==> flow/design.v <==
module ram_tester
#(
     parameter AXI_ID           = 0
)
(
     input          clk_i
    ,input          rst_i
    ,input          cfg_awvalid_i
    ,input  [31:0]  cfg_awaddr_i
    ,input          cfg_wvalid_i
    ,input  [31:0]  cfg_wdata_i
    ,input  [3:0]   cfg_wstrb_i
    ,input          cfg_bready_i
    ,input          cfg_arvalid_i
    ,input  [31:0]  cfg_araddr_i
    ,input          cfg_rready_i
    ,input          outport_awready_i
    ,input          outport_wready_i
    ,input          outport_bvalid_i
    ,input  [1:0]   outport_bresp_i
    ,input  [3:0]   outport_bid_i
    ,input          outport_arready_i
    ,input          outport_rvalid_i
    ,input  [31:0]  outport_rdata_i
    ,input  [1:0]   outport_rresp_i
    ,input  [3:0]   outport_rid_i
    ,input          outport_rlast_i
    ,output         cfg_awready_o
    ,output         cfg_wready_o
    ,output         cfg_bvalid_o
    ,output [1:0]   cfg_bresp_o
    ,output         cfg_arready_o
    ,output         cfg_rvalid_o
    ,output [31:0]  cfg_rdata_o
    ,output [1:0]   cfg_rresp_o
    ,output         outport_awvalid_o
    ,output [31:0]  outport_awaddr_o
    ,output [3:0]   outport_awid_o
    ,output [7:0]   outport_awlen_o
    ,output [1:0]   outport_awburst_o
    ,output         outport_wvalid_o
    ,output [31:0]  outport_wdata_o
    ,output [3:0]   outport_wstrb_o
    ,output         outport_wlast_o
    ,output         outport_bready_o
    ,output         outport_arvalid_o
    ,output [31:0]  outport_araddr_o
    ,output [3:0]   outport_arid_o
    ,output [7:0]   outport_arlen_o
    ,output [1:0]   outport_arburst_o
    ,output         outport_rready_o
);
reg awvalid_q;
reg wvalid_q;
wire wr_cmd_accepted_w  = (cfg_awvalid_i && cfg_awready_o) || awvalid_q;
wire wr_data_accepted_w = (cfg_wvalid_i  && cfg_wready_o)  || wvalid_q;
always @ (posedge clk_i or posedge rst_i)
if (rst_i)
    awvalid_q <= 1'b0;
else if (cfg_awvalid_i && cfg_awready_o && !wr_data_accepted_w)
    awvalid_q <= 1'b1;
else if (wr_data_accepted_w)
    awvalid_q <= 1'b0;
always @ (posedge clk_i or posedge rst_i)
if (rst_i)
    wvalid_q <= 1'b0;
else if (cfg_wvalid_i && cfg_wready_o && !wr_cmd_accepted_w)
    wvalid_q <= 1'b1;
else if (wr_cmd_accepted_w)
    wvalid_q <= 1'b0;
reg [7:0] wr_addr_q;
always @ (posedge clk_i or posedge rst_i)
if (rst_i)
    wr_addr_q <= 8'b0;
else if (cfg_awvalid_i && cfg_awready_o)
    wr_addr_q <= cfg_awaddr_i[7:0];
wire [7:0] wr_addr_w = awvalid_q ? wr_addr_q : cfg_awaddr_i[7:0];
reg [31:0] wr_data_q;
always @ (posedge clk_i or posedge rst_i)
if (rst_i)
    wr_data_q <= 32'b0;
else if (cfg_wvalid_i && cfg_wready_o)
    wr_data_q <= cfg_wdata_i;
wire [31:0] wr_data_w = wvalid_q ? wr_data_q : cfg_wdata_i;
wire read_en_w  = cfg_arvalid_i & cfg_arready_o;
wire write_en_w = wr_cmd_accepted_w && wr_data_accepted_w;
assign cfg_arready_o = ~cfg_rvalid_o;
assign cfg_awready_o = ~cfg_bvalid_o && ~cfg_arvalid_i && ~awvalid_q;
assign cfg_wready_o  = ~cfg_bvalid_o && ~cfg_arvalid_i && ~wvalid_q;
reg ram_test_cfg_wr_q;
always @ (posedge clk_i or posedge rst_i)
if (rst_i)
    ram_test_cfg_wr_q <= 1'b0;
else if (write_en_w && (wr_addr_w[7:0] == 8'h0))
    ram_test_cfg_wr_q <= 1'b1;
else
    ram_test_cfg_wr_q <= 1'b0;
reg [3:0]  ram_test_cfg_burst_len_q;
always @ (posedge clk_i or posedge rst_i)
if (rst_i)
    ram_test_cfg_burst_len_q <= 4'd0;
else if (write_en_w && (wr_addr_w[7:0] == 8'h0))
    ram_test_cfg_burst_len_q <= wr_data_w[31:28];
wire [3:0]  ram_test_cfg_burst_len_out_w = ram_test_cfg_burst_len_q;
reg        ram_test_cfg_read_q;
always @ (posedge clk_i or posedge rst_i)
if (rst_i)
    ram_test_cfg_read_q <= 1'd0;
else if (write_en_w && (wr_addr_w[7:0] == 8'h0))
    ram_test_cfg_read_q <= wr_data_w[8:8];
wire        ram_test_cfg_read_out_w = ram_test_cfg_read_q;
reg        ram_test_cfg_rnd_delay_q;
always @ (posedge clk_i or posedge rst_i)
if (rst_i)
    ram_test_cfg_rnd_delay_q <= 1'd0;
else if (write_en_w && (wr_addr_w[7:0] == 8'h0))
    ram_test_cfg_rnd_delay_q <= wr_data_w[7:7];
wire        ram_test_cfg_rnd_delay_out_w = ram_test_cfg_rnd_delay_q;
reg        ram_test_cfg_user_q;
always @ (posedge clk_i or posedge rst_i)
if (rst_i)
    ram_test_cfg_user_q <= 1'd0;
else if (write_en_w && (wr_addr_w[7:0] == 8'h0))
    ram_test_cfg_user_q <= wr_data_w[3:3];
else
    ram_test_cfg_user_q <= 1'd0;
wire        ram_test_cfg_user_out_w = ram_test_cfg_user_q;
reg        ram_test_cfg_incr_q;
always @ (posedge clk_i or posedge rst_i)
if (rst_i)
    ram_test_cfg_incr_q <= 1'd0;
else if (write_en_w && (wr_addr_w[7:0] == 8'h0))
    ram_test_cfg_incr_q <= wr_data_w[2:2];
else
    ram_test_cfg_incr_q <= 1'd0;
wire        ram_test_cfg_incr_out_w = ram_test_cfg_incr_q;
reg        ram_test_cfg_ones_q;
always @ (posedge clk_i or posedge rst_i)
if (rst_i)
    ram_test_cfg_ones_q <= 1'd0;
else if (write_en_w && (wr_addr_w[7:0] == 8'h0))
    ram_test_cfg_ones_q <= wr_data_w[1:1];
else
    ram_test_cfg_ones_q <= 1'd0;
wire        ram_test_cfg_ones_out_w = ram_test_cfg_ones_q;
reg        ram_test_cfg_zero_q;
always @ (posedge clk_i or posedge rst_i)
if (rst_i)
    ram_test_cfg_zero_q <= 1'd0;
else if (write_en_w && (wr_addr_w[7:0] == 8'h0))
    ram_test_cfg_zero_q <= wr_data_w[0:0];
else
    ram_test_cfg_zero_q <= 1'd0;
wire        ram_test_cfg_zero_out_w = ram_test_cfg_zero_q;
reg ram_test_base_wr_q;
always @ (posedge clk_i or posedge rst_i)
if (rst_i)
    ram_test_base_wr_q <= 1'b0;
else if (write_en_w && (wr_addr_w[7:0] == 8'h4))
    ram_test_base_wr_q <= 1'b1;
else
    ram_test_base_wr_q <= 1'b0;
reg [31:0]  ram_test_base_addr_q;
always @ (posedge clk_i or posedge rst_i)
if (rst_i)
    ram_test_base_addr_q <= 32'd0;
else if (write_en_w && (wr_addr_w[7:0] == 8'h4))
    ram_test_base_addr_q <= wr_data_w[31:0];
wire [31:0]  ram_test_base_addr_out_w = ram_test_base_addr_q;
reg ram_test_end_wr_q;
always @ (posedge clk_i or posedge rst_i)
if (rst_i)
    ram_test_end_wr_q <= 1'b0;
else if (write_en_w && (wr_addr_w[7:0] == 8'h8))
    ram_test_end_wr_q <= 1'b1;
else
    ram_test_end_wr_q <= 1'b0;
reg [31:0]  ram_test_end_addr_q;
always @ (posedge clk_i or posedge rst_i)
if (rst_i)
    ram_test_end_addr_q <= 32'd0;
else if (write_en_w && (wr_addr_w[7:0] == 8'h8))
    ram_test_end_addr_q <= wr_data_w[31:0];
wire [31:0]  ram_test_end_addr_out_w = ram_test_end_addr_q;
reg ram_test_sts_wr_q;
always @ (posedge clk_i or posedge rst_i)
if (rst_i)
    ram_test_sts_wr_q <= 1'b0;
else if (write_en_w && (wr_addr_w[7:0] == 8'hc))
    ram_test_sts_wr_q <= 1'b1;
else
    ram_test_sts_wr_q <= 1'b0;
reg ram_test_current_wr_q;
always @ (posedge clk_i or posedge rst_i)
if (rst_i)
    ram_test_current_wr_q <= 1'b0;
else if (write_en_w && (wr_addr_w[7:0] == 8'h10))
    ram_test_current_wr_q <= 1'b1;
else
    ram_test_current_wr_q <= 1'b0;
reg ram_test_write_wr_q;
always @ (posedge clk_i or posedge rst_i)
if (rst_i)
    ram_test_write_wr_q <= 1'b0;
else if (write_en_w && (wr_addr_w[7:0] == 8'h14))
    ram_test_write_wr_q <= 1'b1;
else
    ram_test_write_wr_q <= 1'b0;
reg [31:0]  ram_test_write_pattern_q;
always @ (posedge clk_i or posedge rst_i)
if (rst_i)
    ram_test_write_pattern_q <= 32'd0;
else if (write_en_w && (wr_addr_w[7:0] == 8'h14))
    ram_test_write_pattern_q <= wr_data_w[31:0];
wire [31:0]  ram_test_write_pattern_out_w = ram_test_write_pattern_q;
reg ram_test_time_wr_q;
always @ (posedge clk_i or posedge rst_i)
if (rst_i)
    ram_test_time_wr_q <= 1'b0;
else if (write_en_w && (wr_addr_w[7:0] == 8'h18))
    ram_test_time_wr_q <= 1'b1;
else
    ram_test_time_wr_q <= 1'b0;
reg ram_test_errors_wr_q;
always @ (posedge clk_i or posedge rst_i)
if (rst_i)
    ram_test_errors_wr_q <= 1'b0;
else if (write_en_w && (wr_addr_w[7:0] == 8'h1c))
    ram_test_errors_wr_q <= 1'b1;
else
    ram_test_errors_wr_q <= 1'b0;
reg ram_test_last_wr_q;
always @ (posedge clk_i or posedge rst_i)
if (rst_i)
    ram_test_last_wr_q <= 1'b0;
else if (write_en_w && (wr_addr_w[7:0] == 8'h20))
    ram_test_last_wr_q <= 1'b1;
else
    ram_test_last_wr_q <= 1'b0;
wire        ram_test_sts_busy_in_w;
wire [31:0]  ram_test_current_addr_in_w;
wire [31:0]  ram_test_time_cycles_in_w;
wire [31:0]  ram_test_errors_count_in_w;
wire [31:0]  ram_test_last_rd_data_in_w;
reg [31:0] data_r;
always @ *
begin
    data_r = 32'b0;
    case (cfg_araddr_i[7:0])
    8'h0:
    begin
        data_r[31:28] = ram_test_cfg_burst_len_q;
        data_r[8:8] = ram_test_cfg_read_q;
        data_r[7:7] = ram_test_cfg_rnd_delay_q;
    end
    8'h4:
    begin
        data_r[31:0] = ram_test_base_addr_q;
    end
    8'h8:
    begin
        data_r[31:0] = ram_test_end_addr_q;
    end
    8'hc:
    begin
        data_r[0:0] = ram_test_sts_busy_in_w;
    end
    8'h10:
    begin
        data_r[31:0] = ram_test_current_addr_in_w;
    end
    8'h14:
    begin
        data_r[31:0] = ram_test_write_pattern_q;
    end
    8'h18:
    begin
        data_r[31:0] = ram_test_time_cycles_in_w;
    end
    8'h1c:
    begin
        data_r[31:0] = ram_test_errors_count_in_w;
    end
    8'h20:
    begin
        data_r[31:0] = ram_test_last_rd_data_in_w;
    end
    default :
        data_r = 32'b0;
    endcase
end
reg rvalid_q;
always @ (posedge clk_i or posedge rst_i)
if (rst_i)
    rvalid_q <= 1'b0;
else if (read_en_w)
    rvalid_q <= 1'b1;
else if (cfg_rready_i)
    rvalid_q <= 1'b0;
assign cfg_rvalid_o = rvalid_q;
reg [31:0] rd_data_q;
always @ (posedge clk_i or posedge rst_i)
if (rst_i)
    rd_data_q <= 32'b0;
else if (!cfg_rvalid_o || cfg_rready_i)
    rd_data_q <= data_r;
assign cfg_rdata_o = rd_data_q;
assign cfg_rresp_o = 2'b0;
reg bvalid_q;
always @ (posedge clk_i or posedge rst_i)
if (rst_i)
    bvalid_q <= 1'b0;
else if (write_en_w)
    bvalid_q <= 1'b1;
else if (cfg_bready_i)
    bvalid_q <= 1'b0;
assign cfg_bvalid_o = bvalid_q;
assign cfg_bresp_o  = 2'b0;
wire [31:0] buffer_base_w     = {ram_test_base_addr_out_w[31:2], 2'b0};
wire [31:0] buffer_end_w      = {ram_test_end_addr_out_w[31:2],  2'b0};
wire [31:0] user_data_w       = ram_test_write_pattern_out_w;
wire        cfg_zero_w        = ram_test_cfg_zero_out_w;
wire        cfg_ones_w        = ram_test_cfg_ones_out_w;
wire        cfg_incr_w        = ram_test_cfg_incr_out_w;
wire        cfg_user_w        = ram_test_cfg_user_out_w;
wire        cfg_dly_w         = ram_test_cfg_rnd_delay_out_w;
wire        cfg_read_w        = ram_test_cfg_read_out_w;
wire        awvalid_w;
wire        arvalid_w;
wire [31:0] axaddr_w;
wire [7:0]  axlen_w;
wire        wvalid_w;
wire [31:0] wdata_w;
wire [3:0]  wstrb_w;
wire        wlast_w;
wire        accept_w;
reg [31:0]  current_addr_q;
reg [31:0]  outstanding_q;
reg         burst_q;
reg [7:0]   burst_cnt_q;
localparam STATE_W          = 3;
localparam STATE_IDLE       = 3'd0;
localparam STATE_ZERO       = 3'd1;
localparam STATE_ONES       = 3'd2;
localparam STATE_INCR       = 3'd3;
localparam STATE_USER       = 3'd4;
localparam STATE_WAIT       = 3'd5;
reg [STATE_W-1:0] state_q;
reg [STATE_W-1:0] next_state_r;
always @ *
begin
    next_state_r = state_q;
    case (state_q)
    STATE_IDLE :
    begin
        if (cfg_zero_w)
            next_state_r  = STATE_ZERO;
        else if (cfg_ones_w)
            next_state_r  = STATE_ONES;
        else if (cfg_incr_w)
            next_state_r  = STATE_INCR;
        else if (cfg_user_w)
            next_state_r  = STATE_USER;
    end
    STATE_ZERO, STATE_ONES, STATE_INCR, STATE_USER:
    begin
        if (current_addr_q == buffer_end_w && !burst_q)
            next_state_r = STATE_WAIT;
    end
    STATE_WAIT:
    begin
        if (outstanding_q == 32'd0)
            next_state_r = STATE_IDLE;
    end
    default :
       ;
    endcase
end
always @ (posedge clk_i or posedge rst_i)
if (rst_i)
    state_q <= STATE_IDLE;
else
    state_q <= next_state_r;
wire [3:0] rand_w;
ram_lfsr
#(
    .BITS(4),
    .N(16),
    .POLYNOMIAL(16'h8810)
)
u_rand
(
    .clk_i(clk_i),
    .rst_i(rst_i),
    .random_o(rand_w)
);
reg [31:0]  outstanding_r;
always @ *
begin
    outstanding_r = outstanding_q;
    if ((arvalid_w || awvalid_w) && accept_w)
        outstanding_r = outstanding_r + 32'd1;
    if (outport_bvalid_i && outport_bready_o)
        outstanding_r = outstanding_r - 32'd1;
    else if (outport_rvalid_i && outport_rlast_i && outport_rready_o)
        outstanding_r = outstanding_r - 32'd1;
end
always @ (posedge clk_i or posedge rst_i)
if (rst_i) 
    outstanding_q <= 32'b0;
else
    outstanding_q <= outstanding_r;
reg [3:0] delay_q;
always @ (posedge clk_i or posedge rst_i)
if (rst_i) 
    delay_q <= 4'b0;
else if ((awvalid_w || arvalid_w || wvalid_w) && accept_w)
    delay_q <= rand_w;
else if (delay_q != 4'b0)
    delay_q <= delay_q - 4'd1;
wire valid_w = (!cfg_dly_w || delay_q == 4'b0) &&
               (current_addr_q != buffer_end_w || burst_q) &&
               (state_q != STATE_IDLE && state_q != STATE_WAIT);
reg [7:0]   burst_length_r;
wire [31:0] remaining_w    = buffer_end_w - current_addr_q - 32'd4;
wire [31:0] remain_words_w = {2'b0, remaining_w[31:2]};
wire [31:0] max_words_w    = {28'b0, ram_test_cfg_burst_len_out_w};
always @ *
begin
    burst_length_r = 8'b0;
    if (remain_words_w > max_words_w)
        burst_length_r = max_words_w[7:0];
    else if (remain_words_w[7:0] == 8'd1 || 
             remain_words_w[7:0] == 8'd3 ||
             remain_words_w[7:0] == 8'd7)
        burst_length_r = remain_words_w[7:0];
end
wire [31:0] length_bytes_w = {22'b0, burst_length_r + 8'd1, 2'b0};
assign axlen_w = burst_length_r;
always @ (posedge clk_i or posedge rst_i)
if (rst_i) 
    burst_q <= 1'b0;
else if (awvalid_w && accept_w && axlen_w != 8'b0)
    burst_q <= 1'b1;
else if (wvalid_w && accept_w && burst_cnt_q == 8'b0)
    burst_q <= 1'b0;
always @ (posedge clk_i or posedge rst_i)
if (rst_i) 
    burst_cnt_q <= 8'b0;
else if (awvalid_w && accept_w)
    burst_cnt_q <= axlen_w - 8'd1;
else if (wvalid_w && accept_w)
    burst_cnt_q <= burst_cnt_q - 8'd1;
always @ (posedge clk_i or posedge rst_i)
if (rst_i) 
    current_addr_q <= 32'b0;
else if ((state_q == STATE_IDLE) && (next_state_r != STATE_IDLE))
    current_addr_q <= buffer_base_w;
else if (state_q != STATE_IDLE && (awvalid_w || arvalid_w) && accept_w)
    current_addr_q <= {current_addr_q[31:2], 2'b0} + length_bytes_w;
assign awvalid_w                  = valid_w & ~burst_q & ~cfg_read_w;
assign arvalid_w                  = valid_w & cfg_read_w;
assign axaddr_w                   = current_addr_q;
assign ram_test_current_addr_in_w = current_addr_q;
reg [31:0] write_data_q;
reg        cfg_inc_q;
always @ (posedge clk_i or posedge rst_i)
if (rst_i) 
    cfg_inc_q <= 1'b0;
else if (state_q == STATE_IDLE && next_state_r == STATE_INCR)
    cfg_inc_q <= 1'b1;
else if (state_q == STATE_IDLE)
    cfg_inc_q <= 1'b0;
always @ (posedge clk_i or posedge rst_i)
if (rst_i) 
    write_data_q <= 32'b0;
else if ((state_q == STATE_IDLE) && (next_state_r != STATE_IDLE))
begin
    if (next_state_r == STATE_ONES)
        write_data_q <= 32'hFFFFFFFF;
    else if (next_state_r == STATE_INCR)
        write_data_q <= 32'h33221100;
    else if (next_state_r == STATE_USER)
        write_data_q <= user_data_w;
    else
        write_data_q <= 32'b0;
end
else if (cfg_inc_q && wvalid_w && accept_w)
    write_data_q <= write_data_q + 32'h44444444;
else if (cfg_inc_q && outport_rvalid_i && outport_rready_o)
    write_data_q <= write_data_q + 32'h44444444;
assign wvalid_w = (burst_q | awvalid_w) & valid_w;
assign wdata_w  = write_data_q;
assign wstrb_w  = 4'hF;
assign wlast_w  = burst_q ? (burst_cnt_q == 8'd0) : (axlen_w == 8'd0);
reg [31:0] error_count_q;
always @ (posedge clk_i or posedge rst_i)
if (rst_i) 
    error_count_q <= 32'b0;
else if ((state_q == STATE_IDLE) && (next_state_r != STATE_IDLE))
    error_count_q <= 32'b0;
else if (outport_rvalid_i && outport_rready_o && outport_rdata_i != write_data_q)
    error_count_q <= error_count_q + 32'd1;
assign ram_test_errors_count_in_w = error_count_q;
reg [31:0] last_data_q;
always @ (posedge clk_i or posedge rst_i)
if (rst_i) 
    last_data_q <= 32'b0;
else if ((state_q == STATE_IDLE) && (next_state_r != STATE_IDLE))
    last_data_q <= 32'b0;
else if (outport_rvalid_i && outport_rready_o)
    last_data_q <= outport_rdata_i;
assign ram_test_last_rd_data_in_w = last_data_q;
reg [31:0] cycles_q;
always @ (posedge clk_i or posedge rst_i)
if (rst_i) 
    cycles_q <= 32'b0;
else if ((state_q == STATE_IDLE) && (next_state_r != STATE_IDLE))
    cycles_q <= 32'b0;
else if (state_q != STATE_IDLE)
    cycles_q <= cycles_q + 32'd1;
assign ram_test_time_cycles_in_w = cycles_q - 32'd2;  
wire        axi_valid_w;
wire        axi_awvalid_w;
wire        axi_arvalid_w;
wire        axi_wvalid_w;
wire        axi_pop_w;
generic_fifo
#(
     .WIDTH(1+1+32+8+1+32+4+1)
    ,.DEPTH(8)
    ,.ADDR_W(3)
)
u_request
(
     .clk_i(clk_i)
    ,.rst_i(rst_i)
    ,.push_i(awvalid_w | arvalid_w | wvalid_w)
    ,.data_in_i({awvalid_w, arvalid_w, axaddr_w, axlen_w, wvalid_w, wdata_w, wstrb_w, wlast_w})
    ,.accept_o(accept_w)
    ,.valid_o(axi_valid_w)
    ,.data_out_o({axi_awvalid_w, axi_arvalid_w, outport_awaddr_o, outport_awlen_o, 
                  axi_wvalid_w, outport_wdata_o, outport_wstrb_o, outport_wlast_o})
    ,.pop_i(axi_pop_w)
);
reg axi_awvalid_q;
reg axi_wvalid_q;
always @ (posedge clk_i or posedge rst_i)
if (rst_i) 
    axi_awvalid_q <= 1'b0;
else if (outport_awvalid_o && outport_awready_i && (outport_wvalid_o && !outport_wready_i))
    axi_awvalid_q <= 1'b1;
else if (axi_pop_w)
    axi_awvalid_q <= 1'b0;
always @ (posedge clk_i or posedge rst_i)
if (rst_i) 
    axi_wvalid_q <= 1'b0;
else if (outport_wvalid_o && outport_wready_i && (outport_awvalid_o && !outport_awready_i))
    axi_wvalid_q <= 1'b1;
else if (axi_pop_w)
    axi_wvalid_q <= 1'b0;
assign outport_awvalid_o = axi_valid_w & axi_awvalid_w & ~axi_awvalid_q;
assign outport_awid_o    = AXI_ID;
assign outport_awburst_o = 2'b01;
assign outport_wvalid_o  = axi_valid_w & axi_wvalid_w  & ~axi_wvalid_q;
assign outport_bready_o  = 1'b1;
assign outport_arvalid_o = axi_valid_w & axi_arvalid_w;
assign outport_arid_o    = AXI_ID;
assign outport_araddr_o  = outport_awaddr_o;
assign outport_arlen_o   = outport_awlen_o;
assign outport_arburst_o = outport_awburst_o;
assign outport_rready_o  = 1'b1;
assign axi_pop_w = (outport_arvalid_o   && outport_arready_i) ||
                   (((outport_awvalid_o && outport_awready_i) || axi_awvalid_q || !axi_awvalid_w) &&
                    ((outport_wvalid_o  && outport_wready_i)  || axi_wvalid_q || !axi_wvalid_w) && !axi_arvalid_w);
assign ram_test_sts_busy_in_w = (state_q != STATE_IDLE);
endmodule
module ram_lfsr
#(
  parameter POLYNOMIAL = 4'h9,
  parameter N          = 4,
  parameter BITS       = 4
)
(
  input  clk_i,
  input  rst_i,
  output [BITS-1:0] random_o
);
reg [N-1:0] data_q;
reg [N-1:0] data_next_r;
reg         feedback_r;
integer i;
always @* 
begin
  data_next_r = data_q;
  for (i=0; i<BITS; i=i+1)
  begin
    feedback_r  = ^( POLYNOMIAL & data_next_r);
    data_next_r = {data_next_r[N-2:0], ~feedback_r};
  end
end
always @ (posedge clk_i or posedge rst_i)
if (rst_i) 
    data_q <= 'b0;
else
    data_q <= data_next_r;
assign random_o = data_q[N-1:N-BITS];
endmodule
module generic_fifo
#(
    parameter WIDTH   = 8,
    parameter DEPTH   = 4,
    parameter ADDR_W  = 2
)
(
     input               clk_i
    ,input               rst_i
    ,input  [WIDTH-1:0]  data_in_i
    ,input               push_i
    ,input               pop_i
    ,output [WIDTH-1:0]  data_out_o
    ,output              accept_o
    ,output              valid_o
);
localparam COUNT_W = ADDR_W + 1;
reg [WIDTH-1:0]   ram_q[DEPTH-1:0];
reg [ADDR_W-1:0]  rd_ptr_q;
reg [ADDR_W-1:0]  wr_ptr_q;
reg [COUNT_W-1:0] count_q;
always @ (posedge clk_i or posedge rst_i)
if (rst_i)
begin
    count_q   <= {(COUNT_W) {1'b0}};
    rd_ptr_q  <= {(ADDR_W) {1'b0}};
    wr_ptr_q  <= {(ADDR_W) {1'b0}};
end
else
begin
    if (push_i & accept_o)
    begin
        ram_q[wr_ptr_q] <= data_in_i;
        wr_ptr_q        <= wr_ptr_q + 1;
    end
    if (pop_i & valid_o)
        rd_ptr_q      <= rd_ptr_q + 1;
    if ((push_i & accept_o) & ~(pop_i & valid_o))
        count_q <= count_q + 1;
    else if (~(push_i & accept_o) & (pop_i & valid_o))
        count_q <= count_q - 1;
end
/*verilator lint_off WIDTH*/
assign valid_o       = (count_q != 0);
assign accept_o      = (count_q != DEPTH);
/*verilator lint_on WIDTH*/
assign data_out_o    = ram_q[rd_ptr_q];
endmodule
Subject: tool reports on ram_tester

Hi,

## From RTL to reports: ram_tester

Module ram_tester before and after one edit of its RTL, step after step.
Lines under "unedited" count in the file above, lines under "edited" in the edited file.
"difference": "edited" minus "unedited" as printed here. "rel. change": 100 x difference / "unedited".
Cell names lack the library's common part.
Not given: -

- Design top: ram_tester
- Clock: clk_i
- Library: sky130hd
- Corner: tt_025C_1v80

## Diff

The edit as a unified diff against the file above.
The edited RTL no longer does the same as the RTL above: the edit was made by script, with no optimisation intended.

```diff
@@ -420,5 +420,5 @@
     delay_q <= delay_q - 4'd1;
 wire valid_w = (!cfg_dly_w || delay_q == 4'b0) &&
-               (current_addr_q != buffer_end_w || burst_q) &&
+               (current_addr_q == buffer_end_w || burst_q) &&
                (state_q != STATE_IDLE && state_q != STATE_WAIT);
 reg [7:0]   burst_length_r;
```

## Word-level counts

Source: Yosys, flattened and elaborated. Widths are those after wreduce. Registers that Yosys merges into a memory's read port (data or address) are not register bits. Print and check cells do not count. Equal cells are merged and count once.

Storage and ports:

| what | unedited | edited | difference | rel. change (%) |
|---|---|---|---|---|
| bits of input ports | 157 | 157 | 0 | 0.00 |
| output and inout port bits | 175 | 175 | 0 | 0.00 |
| register bits after elaboration | 1027 | 1027 | 0 | 0.00 |

Cells by class:

| what | unedited | edited | difference | rel. change (%) |
|---|---|---|---|---|
| reductions and logical operators | 107 | 107 | 0 | 0.00 |
| multiplexer cells | 61 | 61 | 0 | 0.00 |
| equality and inequality tests | 41 | 40 | -1 | -2.44 |
| magnitude comparators | 1 | 1 | 0 | 0.00 |
| bitwise logic cells | 33 | 33 | 0 | 0.00 |
| $add $sub $neg | 17 | 17 | 0 | 0.00 |

Operators with widths:

| operator | unedited | edited | difference | rel. change (%) |
|---|---|---|---|---|
| != test 32 bit | 2 | 1 | -1 | -50.00 |
| logical AND 1 bit | 40 | 40 | 0 | 0.00 |
| 2-to-1 mux 1 bit | 20 | 20 | 0 | 0.00 |
| 2-to-1 mux 32 bit | 18 | 18 | 0 | 0.00 |
| NOT 1 bit | 16 | 16 | 0 | 0.00 |
| nonzero test 2 bit | 15 | 15 | 0 | 0.00 |
| bitwise AND 1 bit | 14 | 14 | 0 | 0.00 |
| logical OR 1 bit | 14 | 14 | 0 | 0.00 |
| == test 3 bit (second input constant) | 11 | 11 | 0 | 0.00 |
| logical NOT 1 bit | 10 | 10 | 0 | 0.00 |
| == test 3 x 2 -> 1 bit (second input constant) | 8 | 8 | 0 | 0.00 |
| AND reduction 3 bit | 8 | 8 | 0 | 0.00 |
| 2-to-1 mux 3 bit | 6 | 6 | 0 | 0.00 |
| == test 8 x 5 -> 1 bit (second input constant) | 5 | 5 | 0 | 0.00 |
| 2-to-1 mux 8 bit | 5 | 5 | 0 | 0.00 |
| logical NOT 8 bit | 4 | 4 | 0 | 0.00 |
| 2-to-1 mux 4 bit | 4 | 4 | 0 | 0.00 |
| parity 16 bit | 4 | 4 | 0 | 0.00 |
| adder 32 x 1 -> 32 bit (second input constant) | 3 | 3 | 0 | 0.00 |
| == test 3 x 1 -> 1 bit (second input constant) | 3 | 3 | 0 | 0.00 |
| == test 8 x 3 -> 1 bit (second input constant) | 3 | 3 | 0 | 0.00 |
| == test 8 x 4 -> 1 bit (second input constant) | 3 | 3 | 0 | 0.00 |
| logical NOT 3 bit | 3 | 3 | 0 | 0.00 |
| OR 1 bit | 3 | 3 | 0 | 0.00 |
| case mux 1 bit (select 8 bit) | 3 | 3 | 0 | 0.00 |
| nonzero test 3 bit | 3 | 3 | 0 | 0.00 |
| adder 3 x 1 -> 3 bit (second input constant) | 2 | 2 | 0 | 0.00 |
| nonzero test 4 bit | 2 | 2 | 0 | 0.00 |

Not every row of either side is listed.

## Longest topological paths

Depth = most cells in a row (Yosys ltp): at word level without a register or memory, in the mapped netlist without a sequential cell, where the memories' decode and read muxes count.

Depth:

| what | unedited | edited | difference | rel. change (%) |
|---|---|---|---|---|
| depth in word-level cells | 14 | 14 | 0 | 0.00 |
| ABC_AREA | 0 | 0 | - | - |
| mapped depth | 31 | 33 | +2 | +6.45 |

## After synthesis

Yosys stat after the flow's synthesis: flattened, memories mapped to cells. It holds for the ABC_AREA given above (unset counts as 0); a run with the other value may have another netlist.

Cell types:

| type | unedited | edited | difference | rel. change (%) |
|---|---|---|---|---|
| nand2_1 | 364 | 294 | -70 | -19.23 |
| a22oi_1 | 41 | 108 | +67 | +163.41 |
| a222oi_1 | 119 | 88 | -31 | -26.05 |
| a21oi_1 | 253 | 226 | -27 | -10.67 |
| a22o_1 | 5 | 31 | +26 | +520.00 |
| xor2_1 | 119 | 96 | -23 | -19.33 |
| o2111ai_1 | 5 | 26 | +21 | +420.00 |
| nor2_1 | 377 | 395 | +18 | +4.77 |
| buf_1 | 33 | 19 | -14 | -42.42 |
| buf_2 | 12 | 26 | +14 | +116.67 |
| nor3_1 | 81 | 68 | -13 | -16.05 |
| o21ai_0 | 142 | 130 | -12 | -8.45 |
| a21o_1 | 27 | 16 | -11 | -40.74 |
| or3_1 | 25 | 36 | +11 | +44.00 |
| mux2_2 | 178 | 168 | -10 | -5.62 |
| a31oi_1 | 47 | 57 | +10 | +21.28 |
| o21ai_1 | 3 | 13 | +10 | +333.33 |
| and3_1 | 44 | 36 | -8 | -18.18 |

Not every row of either side is listed.

Synthesis totals:

| what | unedited | edited | difference | rel. change (%) |
|---|---|---|---|---|
| standard cells after synthesis | 4062 | 4088 | +26 | +0.64 |
| sequential part of the area (sq um) | 28212.1 | 28212.1 | 0.0 | 0.00 |
| mapped area (sq um) | 47326.6 | 47887.2 | +560.6 | +1.18 |
| flip-flop cells | 1009 | 1009 | 0 | 0.00 |

The figures by module come from a second, unflattened synthesis with its own total; it is not the netlist above.

Unflattened totals:

| what | unedited | edited | difference | rel. change (%) |
|---|---|---|---|---|
| cell total of the unflattened synthesis | 4143 | 4185 | +42 | +1.01 |
| area (unflattened synthesis) (sq um) | 49587.6 | 49795.3 | +207.7 | +0.42 |

Each row is one instance without its submodules.

Modules, unedited:

| module | area (sq um) | cells | instances |
|---|---|---|---|
| generic_fifo | 24569.8 | 1351 | 1 |
| ram_tester | 24523.5 | 2771 | 1 |
| ram_lfsr | 494.2 | 21 | 1 |

Modules, edited:

| module | area (sq um) | cells | instances |
|---|---|---|---|
| ram_tester | 24731.2 | 2813 | 1 |
| generic_fifo | 24569.8 | 1351 | 1 |
| ram_lfsr | 494.2 | 21 | 1 |

## Path before layout

Source: OpenSTA report_checks on the synthesized netlist (no wires, ideal clock, input and output delay 20% of the period each), path of least setup slack; recovery checks are left aside. Register names are those of the netlist, which keeps one name where synthesis merged equal registers.

Timing post-synthesis:

| what | unedited | edited | difference | rel. change (%) |
|---|---|---|---|---|
| kind | flip-flop to flip-flop | flip-flop to flip-flop | - | - |
| start point | register current_addr_q[2] | register current_addr_q[3] | - | - |
| end point | register current_addr_q[30] | register current_addr_q[30] | - | - |
| time at the first pin (ns) | 0.000 | 0.000 | 0.000 | - |
| clock period (ns) | 10.0 | 10.0 | 0.0 | 0.00 |
| delay of the path (ns) | 6.646 | 6.807 | +0.161 | +2.42 |
| required time (ns) | 9.906 | 9.923 | +0.017 | +0.17 |
| driving pins on the path | 28 | 33 | +5 | +17.86 |
| arrival time (ns) | 6.552 | 6.730 | +0.178 | +2.72 |
| path slack (ns) | 3.354 | 3.192 | -0.162 | - |
| library setup time (ns) | 0.094 | 0.077 | -0.017 | - |
| synthesis period reached (ns) | 6.646 | 6.808 | +0.162 | +2.44 |

"delay of the path" is the arrival time less input delay plus setup time.
"driving pins on the path" counts driving pins, that of a launching flip-flop among them; a cell with two outputs on the path counts twice.
"synthesis period reached" is the clock period less the worst setup slack; recovery checks do not enter. This is arithmetic on one report: input and output delays are still those of the set period (20% each).
The rows between start and end are the longest chain of elaborated cells between them; the timing report does not say that the signal goes this way. Where chains are equally long, one stands for them.
A line is the first line of the expression or statement that the cell stems from. Yosys adds cells for indexed reads and writes and turns some case tables into memories.
At most two assigning lines are given for a register; there are more.

On the way, post-synthesis, unedited:
- Cell sequence: dfrtp_1 > ha_1 > inv_1 > fa_1 > a21o_1 > a221oi_2 > nor2_1 > nor3_1 > o211ai_1 > a2111o_1 > or4_1 > nor4b_2 > buf_6 > mux2i_1 > ha_1 > inv_1 > fa_1 > nor2b_1 > o21ai_0 > a21oi_1 > o21ai_0 > a21oi_1 > o21ai_0 > a211oi_1 > nand3_1 > nor2_1 > nor3_1 > a211oi_1
- Length of the longest elaborated chain: 11

RTL lines, path post-synthesis, unedited:

| what | RTL line | source |
|---|---|---|
| start, declared | 337 | `reg [31:0]  current_addr_q;` |
| start, assigned | 458 | `current_addr_q <= buffer_base_w;` |
| start, assigned | 460 | `current_addr_q <= {current_addr_q[31:2], 2'b0} + length_bytes_w;` |
| subtractor 32 bit | 425 | `wire [31:0] remaining_w    = buffer_end_w - current_addr_q - 32'd4;` |
| subtractor 32 x 3 -> 32 bit | 425 |  |
| == test 8 x 1 -> 1 bit | 433 | `else if (remain_words_w[7:0] == 8'd1 \|\|` |
| logical OR 1 bit x2 | 433 |  |
| 2-to-1 mux 8 bit | 433 |  |
| 2-to-1 mux 8 bit | 431 | `if (remain_words_w > max_words_w)` |
| adder 8 x 1 -> 8 bit | 438 | `wire [31:0] length_bytes_w = {22'b0, burst_length_r + 8'd1, 2'b0};` |
| adder 32 x 10 -> 32 bit | 460 |  |
| 2-to-1 mux 32 bit | 459 | `else if (state_q != STATE_IDLE && (awvalid_w \|\| arvalid_w) && accept_w)` |
| 2-to-1 mux 32 bit | 457 | `else if ((state_q == STATE_IDLE) && (next_state_r != STATE_IDLE))` |
| end, assigned | 458 |  |
| end, assigned | 460 |  |
| end, declared | 337 |  |

On the way, post-synthesis, edited:
- Cell sequence: dfrtp_1 > ha_1 > inv_1 > ha_1 > nor2b_1 > o31a_1 > a21oi_1 > ha_1 > a21oi_1 > a21oi_1 > nand4bb_1 > or4_4 > nor4b_1 > and4b_1 > and4_1 > buf_6 > nand4_1 > o21ai_0 > inv_1 > ha_1 > inv_1 > fa_1 > nor2b_1 > o21ai_0 > a21oi_1 > o21ai_0 > a21boi_0 > o21ai_0 > a211oi_1 > and3_1 > nand3_1 > xor2_1 > a21oi_1
- Length of the longest elaborated chain: 11

RTL lines, path post-synthesis, edited:

| what | RTL line | source |
|---|---|---|
| start, declared | 337 | `reg [31:0]  current_addr_q;` |
| start, assigned | 458 | `current_addr_q <= buffer_base_w;` |
| start, assigned | 460 | `current_addr_q <= {current_addr_q[31:2], 2'b0} + length_bytes_w;` |
| subtractor 32 bit | 425 | `wire [31:0] remaining_w    = buffer_end_w - current_addr_q - 32'd4;` |
| subtractor 32 x 3 -> 32 bit | 425 |  |
| == test 8 x 1 -> 1 bit | 433 | `else if (remain_words_w[7:0] == 8'd1 \|\|` |
| logical OR 1 bit x2 | 433 |  |
| 2-to-1 mux 8 bit | 433 |  |
| 2-to-1 mux 8 bit | 431 | `if (remain_words_w > max_words_w)` |
| adder 8 x 1 -> 8 bit | 438 | `wire [31:0] length_bytes_w = {22'b0, burst_length_r + 8'd1, 2'b0};` |
| adder 32 x 10 -> 32 bit | 460 |  |
| 2-to-1 mux 32 bit | 459 | `else if (state_q != STATE_IDLE && (awvalid_w \|\| arvalid_w) && accept_w)` |
| 2-to-1 mux 32 bit | 457 | `else if ((state_q == STATE_IDLE) && (next_state_r != STATE_IDLE))` |
| end, assigned | 458 |  |
| end, assigned | 460 |  |
| end, declared | 337 |  |

## Timing after layout

From the final timing report of each run of pair A: the path of least setup slack in the routed layout; clock arrival at registers is part of the times.

Timing after layout:

| what | unedited | edited | difference | rel. change (%) |
|---|---|---|---|---|
| kind | flip-flop to flip-flop | flip-flop to flip-flop | - | - |
| start point | register ram_test_end_addr_q[2] | register current_addr_q[3] | - | - |
| end point | register current_addr_q[30] | register current_addr_q[30] | - | - |
| clock period (ns) | 8.96 | 8.96 | 0.00 | 0.00 |
| time at the first pin (ns) | 0.64 | 0.67 | +0.03 | +4.69 |
| required time (ns) | 9.55 | 9.50 | -0.05 | -0.52 |
| library setup time (ns) | 0.10 | 0.16 | +0.06 | - |
| path slack (ns) | 0.70 | 0.97 | +0.27 | - |
| arrival time (ns) | 8.86 | 8.53 | -0.33 | -3.72 |
| driving pins on the path | 28 | 34 | +6 | +21.43 |

The rows between start and end are the longest chain of elaborated cells between them; the timing report does not say that the signal goes this way. Where chains are equally long, one stands for them.
At most two assigning lines are given for a register; there are more.

On the way, after layout, unedited:
- Cell sequence: dfrtp_1 > inv_1 > ha_1 > inv_1 > fa_1 > a21o_1 > a221oi_2 > nor2_1 > nor3_1 > o211ai_1 > a2111o_1 > or4_1 > nor4b_2 > mux2i_1 > ha_1 > inv_1 > fa_1 > nor2b_1 > o21ai_0 > a21oi_1 > o21ai_0 > a21oi_1 > o21ai_0 > a211oi_1 > nand3_1 > nor2_1 > nor3_1 > a211oi_1
- Length of the longest elaborated chain: 11

RTL lines, path after layout, unedited:

| what | RTL line | source |
|---|---|---|
| start, declared | 178 | `reg [31:0]  ram_test_end_addr_q;` |
| start, assigned | 181 | `ram_test_end_addr_q <= 32'd0;` |
| start, assigned | 183 | `ram_test_end_addr_q <= wr_data_w[31:0];` |
| subtractor 32 bit | 425 | `wire [31:0] remaining_w    = buffer_end_w - current_addr_q - 32'd4;` |
| subtractor 32 x 3 -> 32 bit | 425 |  |
| == test 8 x 1 -> 1 bit | 433 | `else if (remain_words_w[7:0] == 8'd1 \|\|` |
| logical OR 1 bit x2 | 433 |  |
| 2-to-1 mux 8 bit | 433 |  |
| 2-to-1 mux 8 bit | 431 | `if (remain_words_w > max_words_w)` |
| adder 8 x 1 -> 8 bit | 438 | `wire [31:0] length_bytes_w = {22'b0, burst_length_r + 8'd1, 2'b0};` |
| adder 32 x 10 -> 32 bit | 460 | `current_addr_q <= {current_addr_q[31:2], 2'b0} + length_bytes_w;` |
| 2-to-1 mux 32 bit | 459 | `else if (state_q != STATE_IDLE && (awvalid_w \|\| arvalid_w) && accept_w)` |
| 2-to-1 mux 32 bit | 457 | `else if ((state_q == STATE_IDLE) && (next_state_r != STATE_IDLE))` |
| end, assigned | 458 | `current_addr_q <= buffer_base_w;` |
| end, assigned | 460 |  |
| end, declared | 337 | `reg [31:0]  current_addr_q;` |

On the way, after layout, edited:
- Cell sequence: dfrtp_1 > ha_1 > inv_1 > ha_1 > nor2b_1 > o31a_1 > a21oi_1 > ha_1 > a21oi_1 > a21oi_1 > nand4bb_1 > or4_4 > nor4b_1 > and4b_1 > and4_1 > nand4_1 > o21ai_0 > buf_4 > inv_1 > ha_1 > inv_1 > fa_1 > nor2b_1 > o21ai_0 > a21oi_1 > o21ai_0 > a21boi_0 > o21ai_0 > a211oi_1 > buf_4 > and3_1 > nand3_1 > xor2_1 > a21oi_1
- Length of the longest elaborated chain: 11

RTL lines, path after layout, edited:

| what | RTL line | source |
|---|---|---|
| start, declared | 337 | `reg [31:0]  current_addr_q;` |
| start, assigned | 458 | `current_addr_q <= buffer_base_w;` |
| start, assigned | 460 | `current_addr_q <= {current_addr_q[31:2], 2'b0} + length_bytes_w;` |
| subtractor 32 bit | 425 | `wire [31:0] remaining_w    = buffer_end_w - current_addr_q - 32'd4;` |
| subtractor 32 x 3 -> 32 bit | 425 |  |
| == test 8 x 1 -> 1 bit | 433 | `else if (remain_words_w[7:0] == 8'd1 \|\|` |
| logical OR 1 bit x2 | 433 |  |
| 2-to-1 mux 8 bit | 433 |  |
| 2-to-1 mux 8 bit | 431 | `if (remain_words_w > max_words_w)` |
| adder 8 x 1 -> 8 bit | 438 | `wire [31:0] length_bytes_w = {22'b0, burst_length_r + 8'd1, 2'b0};` |
| adder 32 x 10 -> 32 bit | 460 |  |
| 2-to-1 mux 32 bit | 459 | `else if (state_q != STATE_IDLE && (awvalid_w \|\| arvalid_w) && accept_w)` |
| 2-to-1 mux 32 bit | 457 | `else if ((state_q == STATE_IDLE) && (next_state_r != STATE_IDLE))` |
| end, assigned | 458 |  |
| end, assigned | 460 |  |
| end, declared | 337 |  |

## Flow runs

Runs of the flow (Yosys, OpenROAD) on both versions; the two runs of a pair have the same settings. The constraints put input and output delay at 20% of the set period each and load the outputs with 0.01 pF.

Settings, pair A:
- CORE_UTILIZATION: 40
- period_ns: 8.96
- CAP_MARGIN: 20
- CORE_MARGIN: 2
- SLEW_MARGIN: 20

Final reports, pair A:

| what | unedited | edited | difference | rel. change (%) |
|---|---|---|---|---|
| achieved clock period (ns) | 8.262 | 7.987 | -0.275 | -3.33 |
| setup total negative slack (ns) | 0.000 | 0.000 | 0.000 | - |
| area inside the die boundary (sq um) | 121083.0 | 122500.0 | +1417.0 | +1.17 |
| synthesis area (sq um) | 47326.6 | 47887.2 | +560.6 | +1.18 |
| worst hold slack (ns) | 0.328 | 0.323 | -0.005 | - |
| utilization (%) | 46.3 | 46.8 | +0.5 | - |
| smallest setup slack (ns) | 0.698 | 0.973 | +0.275 | - |

Settings, pair B:
- ABC_AREA: 0
- CORE_ASPECT_RATIO: 0.53
- CORE_MARGIN: 9
- CORE_UTILIZATION: 45
- GPL_ROUTABILITY_DRIVEN: 1
- GPL_TIMING_DRIVEN: 1
- MIN_ROUTING_LAYER: met1
- PLACE_DENSITY_LB_ADDON: 0.16
- SLEW_MARGIN: 35
- period_ns: 5.63
- CAP_MARGIN: 20

Final reports, pair B:

| what | unedited | edited | difference | rel. change (%) |
|---|---|---|---|---|
| achieved clock period (ns) | 6.342 | 6.264 | -0.078 | -1.23 |
| setup total negative slack (ns) | -14.609 | -13.332 | +1.277 | - |
| area inside the die boundary (sq um) | 117763.0 | 119081.0 | +1318.0 | +1.12 |
| synthesis area (sq um) | 47326.6 | 47887.2 | +560.6 | +1.18 |
| worst hold slack (ns) | 0.352 | 0.353 | +0.001 | - |
| utilization (%) | 55.5 | 54.9 | -0.6 | - |
| smallest setup slack (ns) | -0.712 | -0.634 | +0.078 | - |

"achieved clock period" means the clock period less the worst setup slack. The figure is calculated, with input and output delays left at 20% of the set period.

Regards
